==> flow/design.v <==
`timescale 1ns / 1ps
module top_module(
    input  wire        clkr,
    input  wire        rst,
    input  wire        rxr,
    input  wire [4:0]  btnr,
    output wire        spr,
    output wire [7:0]  hr,
    output wire [7:0]  mr,
    output wire [4:0]  date,
    output wire [4:0]  month,
    output wire [7:0]  year,
    output wire [6:0]  seg,
    output wire [3:0]  an,
    output wire        dp
);
    reg [4:0] btnr_prev;
    reg [4:0] btnr_sync;
    wire btn_time_edge;
    wire btn_date_edge;
    wire btn_stopwatch;
    wire btn_sw_reset;       
    wire btn_sw_startstop;   
    always @(posedge clkr) begin
        if (rst) begin
            btnr_sync <= 5'b0;
            btnr_prev <= 5'b0;
        end else begin
            btnr_sync <= btnr;
            btnr_prev <= btnr_sync;
        end
    end
    assign btn_time_edge = btnr_sync[0] && !btnr_prev[0];
    assign btn_date_edge = btnr_sync[1] && !btnr_prev[1];
    assign btn_stopwatch = btnr_sync[2];   
    assign btn_sw_reset = btnr_sync[3] && !btnr_prev[3];      
    assign btn_sw_startstop = btnr_sync[4] && !btnr_prev[4];  
    reg tx_start;
    reg [7:0] tx_data;
    wire tx_busy;
    wire tx_out;
    uart_tx #(
        .BAUD_RATE(9600),
        .CLOCK_FREQ(153_600)
    ) uart_tx_inst (
        .clk(clkr),
        .rst(rst),
        .tx_start(tx_start),
        .tx_data(tx_data),
        .tx(tx_out),
        .tx_busy(tx_busy)
    );
    assign spr = tx_out;
    reg [1:0] tx_state;
    localparam TX_IDLE = 0, TX_WAIT_BUSY = 1, TX_WAIT_DONE = 2;
    always @(posedge clkr) begin
        if (rst) begin
            tx_state <= TX_IDLE;
            tx_start <= 0;
        end else
        case(tx_state)
            TX_IDLE: begin
                tx_start <= 0;
                if (btn_time_edge) begin
                    tx_data <= 8'd0;
                    tx_start <= 1;
                    tx_state <= TX_WAIT_BUSY;
                end
                else if (btn_date_edge) begin
                    tx_data <= 8'd1;
                    tx_start <= 1;
                    tx_state <= TX_WAIT_BUSY;
                end
            end
            TX_WAIT_BUSY: begin
                tx_start <= 0;
                if (tx_busy) begin
                    tx_state <= TX_WAIT_DONE;
                end
            end
            TX_WAIT_DONE: begin
                if (!tx_busy) begin
                    tx_state <= TX_IDLE;
                end
            end
            default: tx_state <= TX_IDLE;
        endcase
    end
    wire rx_ready;
    wire [7:0] rx_data;
    uart_rx #(
        .BAUD_RATE(9600),
        .CLOCK_FREQ(153_600)
    ) uart_rx_inst (
        .clk(clkr),
        .rst(rst),
        .rx(rxr),
        .rx_ready(rx_ready),
        .rx_data(rx_data)
    );
    reg [2:0] rx_state;
    reg [1:0] byte_count;
    localparam RX_IDLE = 0, RX_TIME = 1, RX_DATE = 2;
    reg [7:0] hr_reg, mr_reg, sec_reg;
    reg [4:0] date_reg, month_reg;
    reg [7:0] year_reg;
    assign hr = hr_reg;
    assign mr = mr_reg;
    assign date = date_reg;
    assign month = month_reg;
    assign year = year_reg;
    reg [9:0] clk_1hz_counter;
    reg clk_1hz_pulse;
    always @(posedge clkr) begin
        if (rst) begin
            clk_1hz_counter <= 0;
            clk_1hz_pulse <= 0;
        end else if (clk_1hz_counter == 1_000 - 1) begin
            clk_1hz_counter <= 0;
            clk_1hz_pulse <= 1;
        end else begin
            clk_1hz_counter <= clk_1hz_counter + 1;
            clk_1hz_pulse <= 0;
        end
    end
    always @(posedge clkr) begin
        if (rst) begin
            rx_state <= RX_IDLE;
            byte_count <= 0;
            hr_reg <= 0;
            mr_reg <= 0;
            sec_reg <= 0;
            date_reg <= 0;
            month_reg <= 0;
            year_reg <= 0;
        end else
        case(rx_state)
            RX_IDLE: begin
                byte_count <= 0;
                if (btn_time_edge) begin
                    rx_state <= RX_TIME;
                end
                else if (btn_date_edge) begin
                    rx_state <= RX_DATE;
                end
                else if (clk_1hz_pulse) begin
                    if (sec_reg == 59) begin
                        sec_reg <= 0;
                        if (mr_reg == 59) begin
                            mr_reg <= 0;
                            if (hr_reg == 23) begin
                                hr_reg <= 0;
                            end else begin
                                hr_reg <= hr_reg + 1;
                            end
                        end else begin
                            mr_reg <= mr_reg + 1;
                        end
                    end else begin
                        sec_reg <= sec_reg + 1;
                    end
                end
            end
            RX_TIME: begin
                if (rx_ready) begin
                    case(byte_count)
                        2'd0: hr_reg <= rx_data;
                        2'd1: mr_reg <= rx_data;
                        2'd2: sec_reg <= rx_data;
                    endcase
                    if (byte_count == 2'd2) begin
                        rx_state <= RX_IDLE;
                    end else begin
                        byte_count <= byte_count + 1;
                    end
                end
            end
            RX_DATE: begin
                if (rx_ready) begin
                    case(byte_count)
                        2'd0: date_reg <= rx_data[4:0];
                        2'd1: month_reg <= rx_data[4:0];
                        2'd2: year_reg <= rx_data;
                    endcase
                    if (byte_count == 2'd2) begin
                        rx_state <= RX_IDLE;
                    end else begin
                        byte_count <= byte_count + 1;
                    end
                end
            end
            default: rx_state <= RX_IDLE;
        endcase
    end
    wire [6:0] seg_sw;
    wire [3:0] an_sw;
    wire dp_sw;
    stopwatch_simple sw_inst (
        .CLK100MHZ(clkr),
        .rst(rst),
        .btn_reset(btn_sw_reset),
        .btn_startstop(btn_sw_startstop),
        .seg(seg_sw),
        .an(an_sw),
        .dp(dp_sw)
    );
    wire [6:0] seg_time;
    wire [3:0] an_time;
    wire dp_time;
    reg display_mode;
    always @(posedge clkr) begin
        if (rst) begin
            display_mode <= 0;
        end else if (btn_time_edge) begin
            display_mode <= 0;   
        end else if (btn_date_edge) begin
            display_mode <= 1;   
        end
    end
    seven_seg_display display_inst (
        .clk(clkr),
        .rst(rst),
        .hr(hr_reg),
        .mr(mr_reg),
        .date(date_reg),
        .month(month_reg),
        .mode(display_mode),
        .seg(seg_time),
        .an(an_time),
        .dp(dp_time)
    );
    assign seg = btn_stopwatch ? seg_sw : seg_time;
    assign an = btn_stopwatch ? an_sw : an_time;
    assign dp = btn_stopwatch ? dp_sw : dp_time;
endmodule
module seven_seg_display(
    input wire clk,
    input wire rst,
    input wire [7:0] hr,
    input wire [7:0] mr,
    input wire [4:0] date,
    input wire [4:0] month,
    input wire mode,   
    output reg [6:0] seg,
    output reg [3:0] an,
    output wire dp
);
    assign dp = 1'b1;   
    wire [3:0] hr_tens = hr / 10;
    wire [3:0] hr_ones = hr % 10;
    wire [3:0] mr_tens = mr / 10;
    wire [3:0] mr_ones = mr % 10;
    wire [3:0] date_tens = date / 10;
    wire [3:0] date_ones = date % 10;
    wire [3:0] month_tens = month / 10;
    wire [3:0] month_ones = month % 10;
    reg [1:0] digit_select;
    reg [5:0] refresh_counter;
    always @(posedge clk) begin
        if (rst) begin
            refresh_counter <= 0;
            digit_select <= 0;
        end else begin
        refresh_counter <= refresh_counter + 1;
        if (refresh_counter == 50) begin
            refresh_counter <= 0;
            digit_select <= digit_select + 1;
        end
        end
    end
    reg [3:0] bcd_digit;
    always @(*) begin
        if (mode == 0) begin
            case(digit_select)
                2'b00: begin an = 4'b1110; bcd_digit = mr_ones; end
                2'b01: begin an = 4'b1101; bcd_digit = mr_tens; end
                2'b10: begin an = 4'b1011; bcd_digit = hr_ones; end
                2'b11: begin an = 4'b0111; bcd_digit = hr_tens; end
            endcase
        end else begin
            case(digit_select)
                2'b00: begin an = 4'b1110; bcd_digit = month_ones; end
                2'b01: begin an = 4'b1101; bcd_digit = month_tens; end
                2'b10: begin an = 4'b1011; bcd_digit = date_ones; end
                2'b11: begin an = 4'b0111; bcd_digit = date_tens; end
            endcase
        end
    end
    always @(*) begin
        case(bcd_digit)
            4'd0: seg = 7'b1000000;
            4'd1: seg = 7'b1111001;
            4'd2: seg = 7'b0100100;
            4'd3: seg = 7'b0110000;
            4'd4: seg = 7'b0011001;
            4'd5: seg = 7'b0010010;
            4'd6: seg = 7'b0000010;
            4'd7: seg = 7'b1111000;
            4'd8: seg = 7'b0000000;
            4'd9: seg = 7'b0010000;
            default: seg = 7'b1111111;
        endcase
    end
endmodule
module uart_tx #(
    parameter BAUD_RATE = 9600,
    parameter CLOCK_FREQ = 100_000_000
)(
    input wire clk,
    input wire rst,
    input wire tx_start,
    input wire [7:0] tx_data,
    output reg tx,
    output reg tx_busy
);
    localparam integer CLK_PER_BIT = CLOCK_FREQ / BAUD_RATE;
    reg [3:0] clk_count;
    reg [3:0] bit_index;
    reg [7:0] tx_data_reg;
    reg [2:0] state;
    localparam IDLE = 3'd0;
    localparam START_BIT = 3'd1;
    localparam DATA_BITS = 3'd2;
    localparam STOP_BIT = 3'd3;
    always @(posedge clk) begin
        if (rst) begin
            tx <= 1'b1;
            tx_busy <= 1'b0;
            state <= IDLE;
            clk_count <= 0;
            bit_index <= 0;
        end else
        case(state)
            IDLE: begin
                tx <= 1'b1;
                clk_count <= 0;
                bit_index <= 0;
                tx_busy <= 1'b0;
                if (tx_start) begin
                    tx_data_reg <= tx_data;
                    tx_busy <= 1'b1;
                    state <= START_BIT;
                end
            end
            START_BIT: begin
                tx <= 1'b0;
                if (clk_count < CLK_PER_BIT - 1) begin
                    clk_count <= clk_count + 1;
                end else begin
                    clk_count <= 0;
                    state <= DATA_BITS;
                end
            end
            DATA_BITS: begin
                tx <= tx_data_reg[bit_index];
                if (clk_count < CLK_PER_BIT - 1) begin
                    clk_count <= clk_count + 1;
                end else begin
                    clk_count <= 0;
                    if (bit_index < 7) begin
                        bit_index <= bit_index + 1;
                    end else begin
                        bit_index <= 0;
                        state <= STOP_BIT;
                    end
                end
            end
            STOP_BIT: begin
                tx <= 1'b1;
                if (clk_count < CLK_PER_BIT - 1) begin
                    clk_count <= clk_count + 1;
                end else begin
                    clk_count <= 0;
                    state <= IDLE;
                end
            end
            default: state <= IDLE;
        endcase
    end
endmodule
module uart_rx #(
    parameter BAUD_RATE = 9600,
    parameter CLOCK_FREQ = 100_000_000
)(
    input wire clk,
    input wire rst,
    input wire rx,
    output reg rx_ready,
    output reg [7:0] rx_data
);
    localparam integer CLK_PER_BIT = CLOCK_FREQ / BAUD_RATE;
    reg [3:0] clk_count;
    reg [3:0] bit_index;
    reg [7:0] rx_data_reg;
    reg [2:0] state;
    reg rx_sync, rx_prev;
    localparam IDLE = 3'd0;
    localparam START_BIT = 3'd1;
    localparam DATA_BITS = 3'd2;
    localparam STOP_BIT = 3'd3;
    always @(posedge clk) begin
        if (rst) begin
            rx_sync <= 1'b1;
            rx_prev <= 1'b1;
        end else begin
            rx_sync <= rx;
            rx_prev <= rx_sync;
        end
    end
    always @(posedge clk) begin
        rx_ready <= 1'b0;
        if (rst) begin
            rx_data <= 8'd0;
            state <= IDLE;
            clk_count <= 0;
            bit_index <= 0;
        end else
        case(state)
            IDLE: begin
                clk_count <= 0;
                bit_index <= 0;
                if (rx_prev == 1'b1 && rx_sync == 1'b0) begin
                    state <= START_BIT;
                end
            end
            START_BIT: begin
                if (clk_count < (CLK_PER_BIT / 2) - 1) begin
                    clk_count <= clk_count + 1;
                end else begin
                    clk_count <= 0;
                    if (rx_sync == 1'b0) begin
                        state <= DATA_BITS;
                    end else begin
                        state <= IDLE;
                    end
                end
            end
            DATA_BITS: begin
                if (clk_count < CLK_PER_BIT - 1) begin
                    clk_count <= clk_count + 1;
                end else begin
                    clk_count <= 0;
                    rx_data_reg[bit_index] <= rx_sync;
                    if (bit_index < 7) begin
                        bit_index <= bit_index + 1;
                    end else begin
                        bit_index <= 0;
                        state <= STOP_BIT;
                    end
                end
            end
            STOP_BIT: begin
                if (clk_count < CLK_PER_BIT - 1) begin
                    clk_count <= clk_count + 1;
                end else begin
                    clk_count <= 0;
                    rx_ready <= 1'b1;
                    rx_data <= rx_data_reg;
                    state <= IDLE;
                end
            end
            default: state <= IDLE;
        endcase
    end
endmodule
module stopwatch_simple(
    input  wire CLK100MHZ,
    input  wire rst,
    input  wire btn_reset,       
    input  wire btn_startstop,   
    output reg  [6:0] seg,
    output reg  [3:0] an,
    output wire dp
);
    assign dp = 1'b1;   
    reg running;
    always @(posedge CLK100MHZ) begin
        if (rst || btn_reset) begin
            running <= 0;   
        end else if (btn_startstop) begin
            running <= ~running;   
        end
    end
    reg [6:0] cnt;
    reg tick_10hz;
    always @(posedge CLK100MHZ) begin
        if (rst) begin
            cnt <= 0;
            tick_10hz <= 0;
        end else if (cnt == 100 - 1) begin   
            cnt <= 0;
            tick_10hz <= 1;
        end else begin
            cnt <= cnt + 1;
            tick_10hz <= 0;
        end
    end
    reg [5:0] seconds;   
    reg [5:0] minutes;   
    reg [3:0] centisec;  
    always @(posedge CLK100MHZ) begin
        if (rst || btn_reset) begin
            seconds <= 0;
            minutes <= 0;
            centisec <= 0;
        end else if (running && tick_10hz) begin
            if (centisec == 9) begin
                centisec <= 0;
                if (seconds == 59) begin
                    seconds <= 0;
                    if (minutes == 59) begin
                        minutes <= 0;
                    end else begin
                        minutes <= minutes + 1;
                    end
                end else begin
                    seconds <= seconds + 1;
                end
            end else begin
                centisec <= centisec + 1;
            end
        end
    end
    wire [3:0] s1 = seconds % 10;
    wire [3:0] s10 = seconds / 10;
    wire [3:0] m1 = minutes % 10;
    wire [3:0] m10 = minutes / 10;
    reg [1:0] sel;
    reg [5:0] refresh_cnt;
    always @(posedge CLK100MHZ) begin
        if (rst) begin
            refresh_cnt <= 0;
            sel <= 0;
        end else begin
        refresh_cnt <= refresh_cnt + 1;
        if (refresh_cnt == 50) begin
            refresh_cnt <= 0;
            sel <= sel + 1;
        end
        end
    end
    reg [3:0] digit;
    always @(*) begin
        case(sel)
            2'b00: begin an = 4'b1110; digit = s1; end    
            2'b01: begin an = 4'b1101; digit = s10; end   
            2'b10: begin an = 4'b1011; digit = m1; end    
            2'b11: begin an = 4'b0111; digit = m10; end   
        endcase
    end
    always @(*) begin
        case(digit)
            4'd0: seg = 7'b1000000;
            4'd1: seg = 7'b1111001;
            4'd2: seg = 7'b0100100;
            4'd3: seg = 7'b0110000;
            4'd4: seg = 7'b0011001;
            4'd5: seg = 7'b0010010;
            4'd6: seg = 7'b0000010;
            4'd7: seg = 7'b1111000;
            4'd8: seg = 7'b0000000;
            4'd9: seg = 7'b0010000;
            default: seg = 7'b1111111;
        endcase
    end
endmodule
## Reports on top_module

Tool output for the design above before and after an edit, in the order of the flow.
Lines under "unedited" count in the file above, lines under "edited" in the edited file.
"difference" is "edited" less "unedited", of the values as shown; "rel. change" is that difference over "unedited", in percent.
Library cell names are shortened.
Not given: -

- Top: top_module
- Clock: clkr
- Library: sky130hd
- Corner: tt_025C_1v80

## Diff

The edit as a unified diff against the file above.
A script made this edit. It changes what the design does and was not meant as an optimisation.

```diff
@@ -401,11 +401,10 @@
     always @(posedge clk) begin
         if (rst) begin
-            rx_sync <= 1'b1;
             rx_prev <= 1'b1;
         end else begin
-            rx_sync <= rx;
             rx_prev <= rx_sync;
         end
     end
+    always @(*) rx_sync = rx;
     always @(posedge clk) begin
         rx_ready <= 1'b0;
```

## After elaboration

Counts by Yosys on the flattened word-level netlist (proc, flatten, opt, wreduce; memories kept). Register bits leave out memories and registers merged into their read ports (data or address). Print and check cells are left out. Cells with the same type and inputs are merged into one.
Memory sizes are those after Yosys's memory passes, which may raise the word count (mostly to a power of two), join words into wider ones and drop unused or constant bits.

Operators by class:

| item | unedited | edited | difference | rel. change (%) |
|---|---|---|---|---|
| equal/unequal tests | 54 | 54 | 0 | 0.00 |
| muxes and demuxes | 81 | 81 | 0 | 0.00 |
| add/sub/neg operators | 18 | 18 | 0 | 0.00 |
| shifts and indexed selects | 3 | 3 | 0 | 0.00 |
| $lt $le $gt $ge | 5 | 5 | 0 | 0.00 |
| reductions and logical operators | 56 | 56 | 0 | 0.00 |
| bitwise gates (word level) | 8 | 8 | 0 | 0.00 |
| divide/modulo/power cells | 12 | 12 | 0 | 0.00 |

Operator list:

| cell | unedited | edited | difference | rel. change (%) |
|---|---|---|---|---|
| 8-bit two-way mux | 21 | 21 | 0 | 0.00 |
| 2-bit inequality test with constant B | 19 | 19 | 0 | 0.00 |
| 3-bit two-way mux | 14 | 14 | 0 | 0.00 |
| 4-bit two-way mux | 10 | 10 | 0 | 0.00 |
| 3-bit AND reduction | 10 | 10 | 0 | 0.00 |
| 2-bit OR reduction | 9 | 9 | 0 | 0.00 |
| 1-bit two-way mux | 7 | 7 | 0 | 0.00 |
| 2-bit two-way mux | 7 | 7 | 0 | 0.00 |
| 2-bit == test with constant B | 6 | 6 | 0 | 0.00 |
| 1-bit logical AND | 6 | 6 | 0 | 0.00 |
| 4-bit by 1-bit adder with 4-bit output with constant B | 5 | 5 | 0 | 0.00 |
| 3-bit by 2-bit == test with 1-bit output with constant B | 5 | 5 | 0 | 0.00 |
| 2-bit by 1-bit inequality test with 1-bit output with constant B | 5 | 5 | 0 | 0.00 |
| 1-bit inverter | 5 | 5 | 0 | 0.00 |
| 4-bit case mux with 4-bit select | 5 | 5 | 0 | 0.00 |
| 2-bit nonzero test | 5 | 5 | 0 | 0.00 |
| 6-bit by 1-bit adder with 6-bit output with constant B | 4 | 4 | 0 | 0.00 |
| 2-bit by 1-bit == test with 1-bit output with constant B | 4 | 4 | 0 | 0.00 |
| 6-bit == test with constant B | 4 | 4 | 0 | 0.00 |
| 1-bit zero test | 4 | 4 | 0 | 0.00 |
| 2-bit zero test | 4 | 4 | 0 | 0.00 |
| 2-bit AND reduction | 4 | 4 | 0 | 0.00 |
| 2-bit by 1-bit adder with 2-bit output with constant B | 3 | 3 | 0 | 0.00 |
| 8-bit by 1-bit adder with 8-bit output with constant B | 3 | 3 | 0 | 0.00 |
| 3-bit by 1-bit == test with 1-bit output with constant B | 3 | 3 | 0 | 0.00 |
| 3-bit zero test | 3 | 3 | 0 | 0.00 |
| 4-bit by 3-bit less-than comparator with 1-bit output with constant B | 3 | 3 | 0 | 0.00 |
| 4-bit case mux with 2-bit select | 3 | 3 | 0 | 0.00 |

The list need not be complete.

Word-level totals:

| item | unedited | edited | difference | rel. change (%) |
|---|---|---|---|---|
| memory bits (read-only) | 224 | 224 | 0 | 0.00 |
| cells after elaboration | 279 | 278 | -1 | -0.36 |
| memories | 2 | 2 | 0 | 0.00 |
| bits in registers | 158 | 157 | -1 | -0.63 |
| input bits | 8 | 8 | 0 | 0.00 |
| output and inout port bits | 47 | 47 | 0 | 0.00 |

Memories:

| item | unedited | edited |
|---|---|---|
| words x width with read and write ports | 16 x 7 bit 1R0W; 16 x 7 bit 1R0W | 16 x 7 bit 1R0W; 16 x 7 bit 1R0W |

## Logic depth

Yosys ltp: most cells in a row. Word level: on the elaborated netlist, between registers, memories and ports. Mapped: between sequential cells and ports; inverters and the memories' decode and read muxes count.

Depth:

| item | unedited | edited | difference | rel. change (%) |
|---|---|---|---|---|
| depth after elaboration | 8 | 8 | 0 | 0.00 |
| ABC_AREA | 0 | 0 | - | - |
| depth in mapped cells | 24 | 25 | +1 | +4.17 |
| mapped depth without buffers | 22 | 24 | +2 | +9.09 |

## Synthesis result

Source: synth_stat.txt of the flow (Yosys; design flattened, memories mapped). It holds for the ABC_AREA given above (unset counts as 0); a run with the other value may have another netlist.

Cells by type:

| type | unedited | edited | difference | rel. change (%) |
|---|---|---|---|---|
| nor2_1 | 180 | 196 | +16 | +8.89 |
| nand2_1 | 106 | 118 | +12 | +11.32 |
| clkbuf_1 | 31 | 43 | +12 | +38.71 |
| a21oi_1 | 78 | 88 | +10 | +12.82 |
| mux2i_1 | 70 | 62 | -8 | -11.43 |
| nor3_1 | 27 | 35 | +8 | +29.63 |
| a22oi_1 | 21 | 27 | +6 | +28.57 |
| o211ai_1 | 7 | 13 | +6 | +85.71 |
| buf_6 | 7 | 2 | -5 | -71.43 |
| a211oi_1 | 20 | 16 | -4 | -20.00 |
| mux2i_2 | 4 | 0 | -4 | -100.00 |
| mux2_4 | 0 | 4 | +4 | - |
| a21o_1 | 7 | 4 | -3 | -42.86 |
| o221ai_1 | 6 | 3 | -3 | -50.00 |
| and2_1 | 4 | 7 | +3 | +75.00 |
| nand3b_1 | 4 | 7 | +3 | +75.00 |
| o21ai_1 | 4 | 7 | +3 | +75.00 |
| nor2b_1 | 24 | 22 | -2 | -8.33 |

The list need not be complete.

Mapped netlist:

| item | unedited | edited | difference | rel. change (%) |
|---|---|---|---|---|
| flip-flop cells | 160 | 159 | -1 | -0.62 |
| cell count | 1255 | 1300 | +45 | +3.59 |
| cell area after synthesis (mm²) | 0.0102698 | 0.010375 | +0.0001052 | +1.02 |

By module: a second synthesis without flattening, with its own total; a netlist apart from the flattened one above.

Unflattened totals:

| item | unedited | edited | difference | rel. change (%) |
|---|---|---|---|---|
| cell total of the unflattened synthesis | 1270 | 1271 | +1 | +0.08 |
| area total of the unflattened synthesis (mm²) | 0.010978 | 0.0108867 | -0.0000913 | -0.83 |

Each row is one instance without its submodules.

Modules, unedited:

| module | times used | area (mm²) | cells |
|---|---|---|---|
| top_module | 1 | 0.0034984 | 390 |
| stopwatch_simple | 1 | 0.0027201 | 331 |
| seven_seg_display | 1 | 0.002361 | 322 |
| uart_rx | 1 | 0.0014514 | 139 |
| uart_tx | 1 | 0.0009472 | 88 |

Modules, edited:

| module | times used | area (mm²) | cells |
|---|---|---|---|
| top_module | 1 | 0.003432 | 392 |
| stopwatch_simple | 1 | 0.0027201 | 331 |
| seven_seg_display | 1 | 0.002361 | 322 |
| uart_rx | 1 | 0.0014264 | 138 |
| uart_tx | 1 | 0.0009472 | 88 |

## Worst setup path after synthesis

Path of least setup slack by OpenSTA after synthesis, without wires, with an ideal clock, recovery checks aside; 20% of the period is set as input and as output delay. Where synthesis merged equal registers, the netlist keeps one of their names.

Path after synthesis:

| item | unedited | edited | difference | rel. change (%) |
|---|---|---|---|---|
| kind | register to output | register to output | - | - |
| from | reg display_mode | reg display_inst.digit_select[0] | - | - |
| to | out seg[1] | out seg[5] | - | - |
| period (ns) | 10.0 | 10.0 | 0.0 | 0.00 |
| delay of the path (ns) | 5.088 | 4.901 | -0.187 | -3.68 |
| arrival (ns) | 5.088 | 4.901 | -0.187 | -3.68 |
| slack (ns) | 2.912 | 3.099 | +0.187 | - |
| output delay (ns) | 2.000 | 2.000 | 0.000 | 0.00 |
| stages on the path | 23 | 26 | +3 | +13.04 |
| period reached after synthesis (ns) | 7.088 | 6.901 | -0.187 | -2.64 |

"delay of the path" is the arrival time less input delay plus setup time.
A path that ends at an output port has no setup time.
"stages on the path" counts driving pins, that of a launching flip-flop among them; a cell with two outputs on the path counts twice.
"period reached after synthesis" is the clock period less the worst setup slack; recovery checks do not enter. This is arithmetic on one report: input and output delays are still those of the set period (20% each).
The rows between start and end are the longest chain of elaborated cells between them; the timing report does not say that the signal goes this way. Where chains are equally long, one stands for them.
A line is the first line of the expression or statement that the cell stems from. Yosys adds cells for indexed reads and writes and turns some case tables into memories.
A memory read counts as a cell of the chain, while the word-level depth stops at memories.
A register here has more assigning lines than the two given.

On the way, after synthesis, unedited:
- Path through: dfxtp_1 -> buf_6 -> buf_6 -> clkbuf_1 -> buf_1 -> or2_2 -> ha_1 -> o21bai_2 -> ha_1 -> nor3_2 -> a31oi_4 -> a32o_1 -> a211oi_1 -> nor2_2 -> o311a_1 -> o21ai_0 -> nand2_1 -> nor2_1 -> xnor2_1 -> mux2_2 -> ha_1 -> nand2b_1 -> a221oi_1
- Length of the longest elaborated chain: 3

Ends and longest elaborated chain, after synthesis, unedited:

| item | line | RTL |
|---|---|---|
| start, declared | 210 | `reg display_mode;` |
| start, assigned | 213 | `display_mode <= 0;` |
| start, assigned | 215 | `display_mode <= 0;` |
| 4-bit two-way mux | 273 | `if (mode == 0) begin` |
| memory 16 x 7 bit | 290 | `case(bcd_digit)` |
| 7-bit two-way mux | 232 | `assign seg = btn_stopwatch ? seg_sw : seg_time;` |
| end, declared | 13 | `output wire [6:0]  seg,` |

On the way, after synthesis, edited:
- Path through: dfxtp_1 -> inv_1 -> ha_1 -> buf_6 -> mux2i_1 -> or2_2 -> inv_1 -> ha_1 -> o21bai_1 -> ha_1 -> nand3b_1 -> o32ai_1 -> nor2_1 -> o21ai_0 -> nand3b_4 -> mux2i_1 -> a22oi_1 -> nand4_4 -> xnor2_1 -> a22o_1 -> ha_1 -> nor3_1 -> a31oi_1 -> nor2_1 -> o32ai_1 -> a22oi_1
- Length of the longest elaborated chain: 5

Ends and longest elaborated chain, after synthesis, edited:

| item | line | RTL |
|---|---|---|
| start, declared | 257 | `reg [1:0] digit_select;` |
| start, assigned | 262 | `digit_select <= 0;` |
| start, assigned | 267 | `digit_select <= digit_select + 1;` |
| 2-bit == test | 274 | `case(digit_select)` |
| 4-bit case mux with 4-bit select | 274 |  |
| 4-bit two-way mux | 273 | `if (mode == 0) begin` |
| memory 16 x 7 bit | 290 | `case(bcd_digit)` |
| 7-bit two-way mux | 232 | `assign seg = btn_stopwatch ? seg_sw : seg_time;` |
| end, declared | 13 | `output wire [6:0]  seg,` |

## Path in the finished layout

Path of least setup slack in the final report of each run of pair A (OpenROAD, finished layout, wires in). Where an end is a register, its clock arrival counts in the times.

Path post-layout:

| item | unedited | edited | difference | rel. change (%) |
|---|---|---|---|---|
| kind | register to output | register to output | - | - |
| from | reg display_inst.digit_select[0] | reg display_inst.digit_select[0] | - | - |
| to | out seg[1] | out seg[5] | - | - |
| period (ns) | 8.79 | 8.79 | 0.00 | 0.00 |
| arrival (ns) | 6.25 | 6.33 | +0.08 | +1.28 |
| output delay (ns) | 1.76 | 1.76 | 0.00 | 0.00 |
| slack (ns) | 0.78 | 0.70 | -0.08 | - |
| stages on the path | 23 | 22 | -1 | -4.35 |

The rows between start and end are the longest chain of elaborated cells between them; the timing report does not say that the signal goes this way. Where chains are equally long, one stands for them.
A memory read counts as a cell of the chain, while the word-level depth stops at memories.

On the way, post-layout, unedited:
- Path through: dfxtp_1 -> inv_1 -> ha_1 -> buf_4 -> mux2i_1 -> or2_1 -> inv_1 -> ha_1 -> nor3_2 -> a31oi_4 -> a32o_1 -> a211oi_1 -> nor2_2 -> o311a_1 -> o21ai_0 -> nand2_1 -> nor2_1 -> xnor2_1 -> mux2_2 -> ha_1 -> nand2b_1 -> a221oi_1 -> clkdlybuf4s50_1
- Length of the longest elaborated chain: 5

Ends and longest elaborated chain, post-layout, unedited:

| item | line | RTL |
|---|---|---|
| start, declared | 257 | `reg [1:0] digit_select;` |
| start, assigned | 262 | `digit_select <= 0;` |
| start, assigned | 267 | `digit_select <= digit_select + 1;` |
| 2-bit == test | 274 | `case(digit_select)` |
| 4-bit case mux with 4-bit select | 274 |  |
| 4-bit two-way mux | 273 | `if (mode == 0) begin` |
| memory 16 x 7 bit | 290 | `case(bcd_digit)` |
| 7-bit two-way mux | 232 | `assign seg = btn_stopwatch ? seg_sw : seg_time;` |
| end, declared | 13 | `output wire [6:0]  seg,` |

On the way, post-layout, edited:
- Path through: dfxtp_1 -> ha_1 -> mux2i_1 -> or2_2 -> inv_1 -> ha_1 -> nor2b_1 -> a21oi_1 -> o21ai_0 -> nand2_1 -> nor2_1 -> o21ai_0 -> o211ai_1 -> o2111ai_1 -> o32ai_1 -> inv_1 -> ha_1 -> a31oi_1 -> nor2_1 -> o32ai_1 -> a22oi_1 -> clkdlybuf4s50_1
- Length of the longest elaborated chain: 5

Ends and longest elaborated chain, post-layout, edited:

| item | line | RTL |
|---|---|---|
| start, declared | 257 | `reg [1:0] digit_select;` |
| start, assigned | 262 | `digit_select <= 0;` |
| start, assigned | 267 | `digit_select <= digit_select + 1;` |
| 2-bit == test | 274 | `case(digit_select)` |
| 4-bit case mux with 4-bit select | 274 |  |
| 4-bit two-way mux | 273 | `if (mode == 0) begin` |
| memory 16 x 7 bit | 290 | `case(bcd_digit)` |
| 7-bit two-way mux | 232 | `assign seg = btn_stopwatch ? seg_sw : seg_time;` |
| end, declared | 13 | `output wire [6:0]  seg,` |

## Layout results

Runs of the flow (Yosys, OpenROAD) on both versions; the two runs of a pair have the same settings. The constraints put input and output delay at 20% of the set period each and load the outputs with 0.01 pF.

Flow settings, pair A:
- CORE_UTILIZATION: 40
- period_ns: 8.79
- CAP_MARGIN: 20
- CORE_MARGIN: 2
- SLEW_MARGIN: 20

Measured results, pair A:

| item | unedited | edited | difference | rel. change (%) |
|---|---|---|---|---|
| period achieved (ns) | 8.006 | 8.087 | +0.081 | +1.01 |
| total design power (W) | 0.00162 | 0.001653 | +0.000033 | +2.04 |
| standard-cell area of the final layout (mm²) | 0.0115899 | 0.0117425 | +0.0001526 | +1.32 |
| worst setup slack after layout (ns) | 0.784 | 0.703 | -0.081 | - |
| die size (mm²) | 0.0269731 | 0.0272415 | +0.0002684 | +1.00 |
| synthesis area (mm²) | 0.0102698 | 0.010375 | +0.0001052 | +1.02 |
| utilization after layout (%) | 46.0 | 46.4 | +0.4 | - |

Flow settings, pair B:
- ABC_AREA: 1
- CORE_ASPECT_RATIO: 0.74
- CORE_UTILIZATION: 44
- CTS_CLUSTER_DIAMETER: 227
- MAX_ROUTING_LAYER: met4
- PLACE_DENSITY_LB_ADDON: 0.01
- TNS_END_PERCENT: 80
- period_ns: 6.15
- CAP_MARGIN: 20
- CORE_MARGIN: 2
- SLEW_MARGIN: 20

Measured results, pair B:

| item | unedited | edited | difference | rel. change (%) |
|---|---|---|---|---|
| period achieved (ns) | 5.896 | 5.857 | -0.039 | -0.66 |
| total design power (W) | 0.003142 | 0.003008 | -0.000134 | -4.26 |
| standard-cell area of the final layout (mm²) | 0.0119915 | 0.0119139 | -0.0000776 | -0.65 |
| worst setup slack after layout (ns) | 0.254 | 0.293 | +0.039 | - |
| die size (mm²) | 0.0238194 | 0.0238599 | +0.0000405 | +0.17 |
| synthesis area (mm²) | 0.0099383 | 0.0099558 | +0.0000175 | +0.18 |
| utilization after layout (%) | 53.8 | 53.5 | -0.3 | - |

"period achieved" means the clock period less the worst setup slack. The figure is calculated, with input and output delays left at 20% of the set period.
"total design power" is the tool's figure for a default switching activity; nothing was simulated.
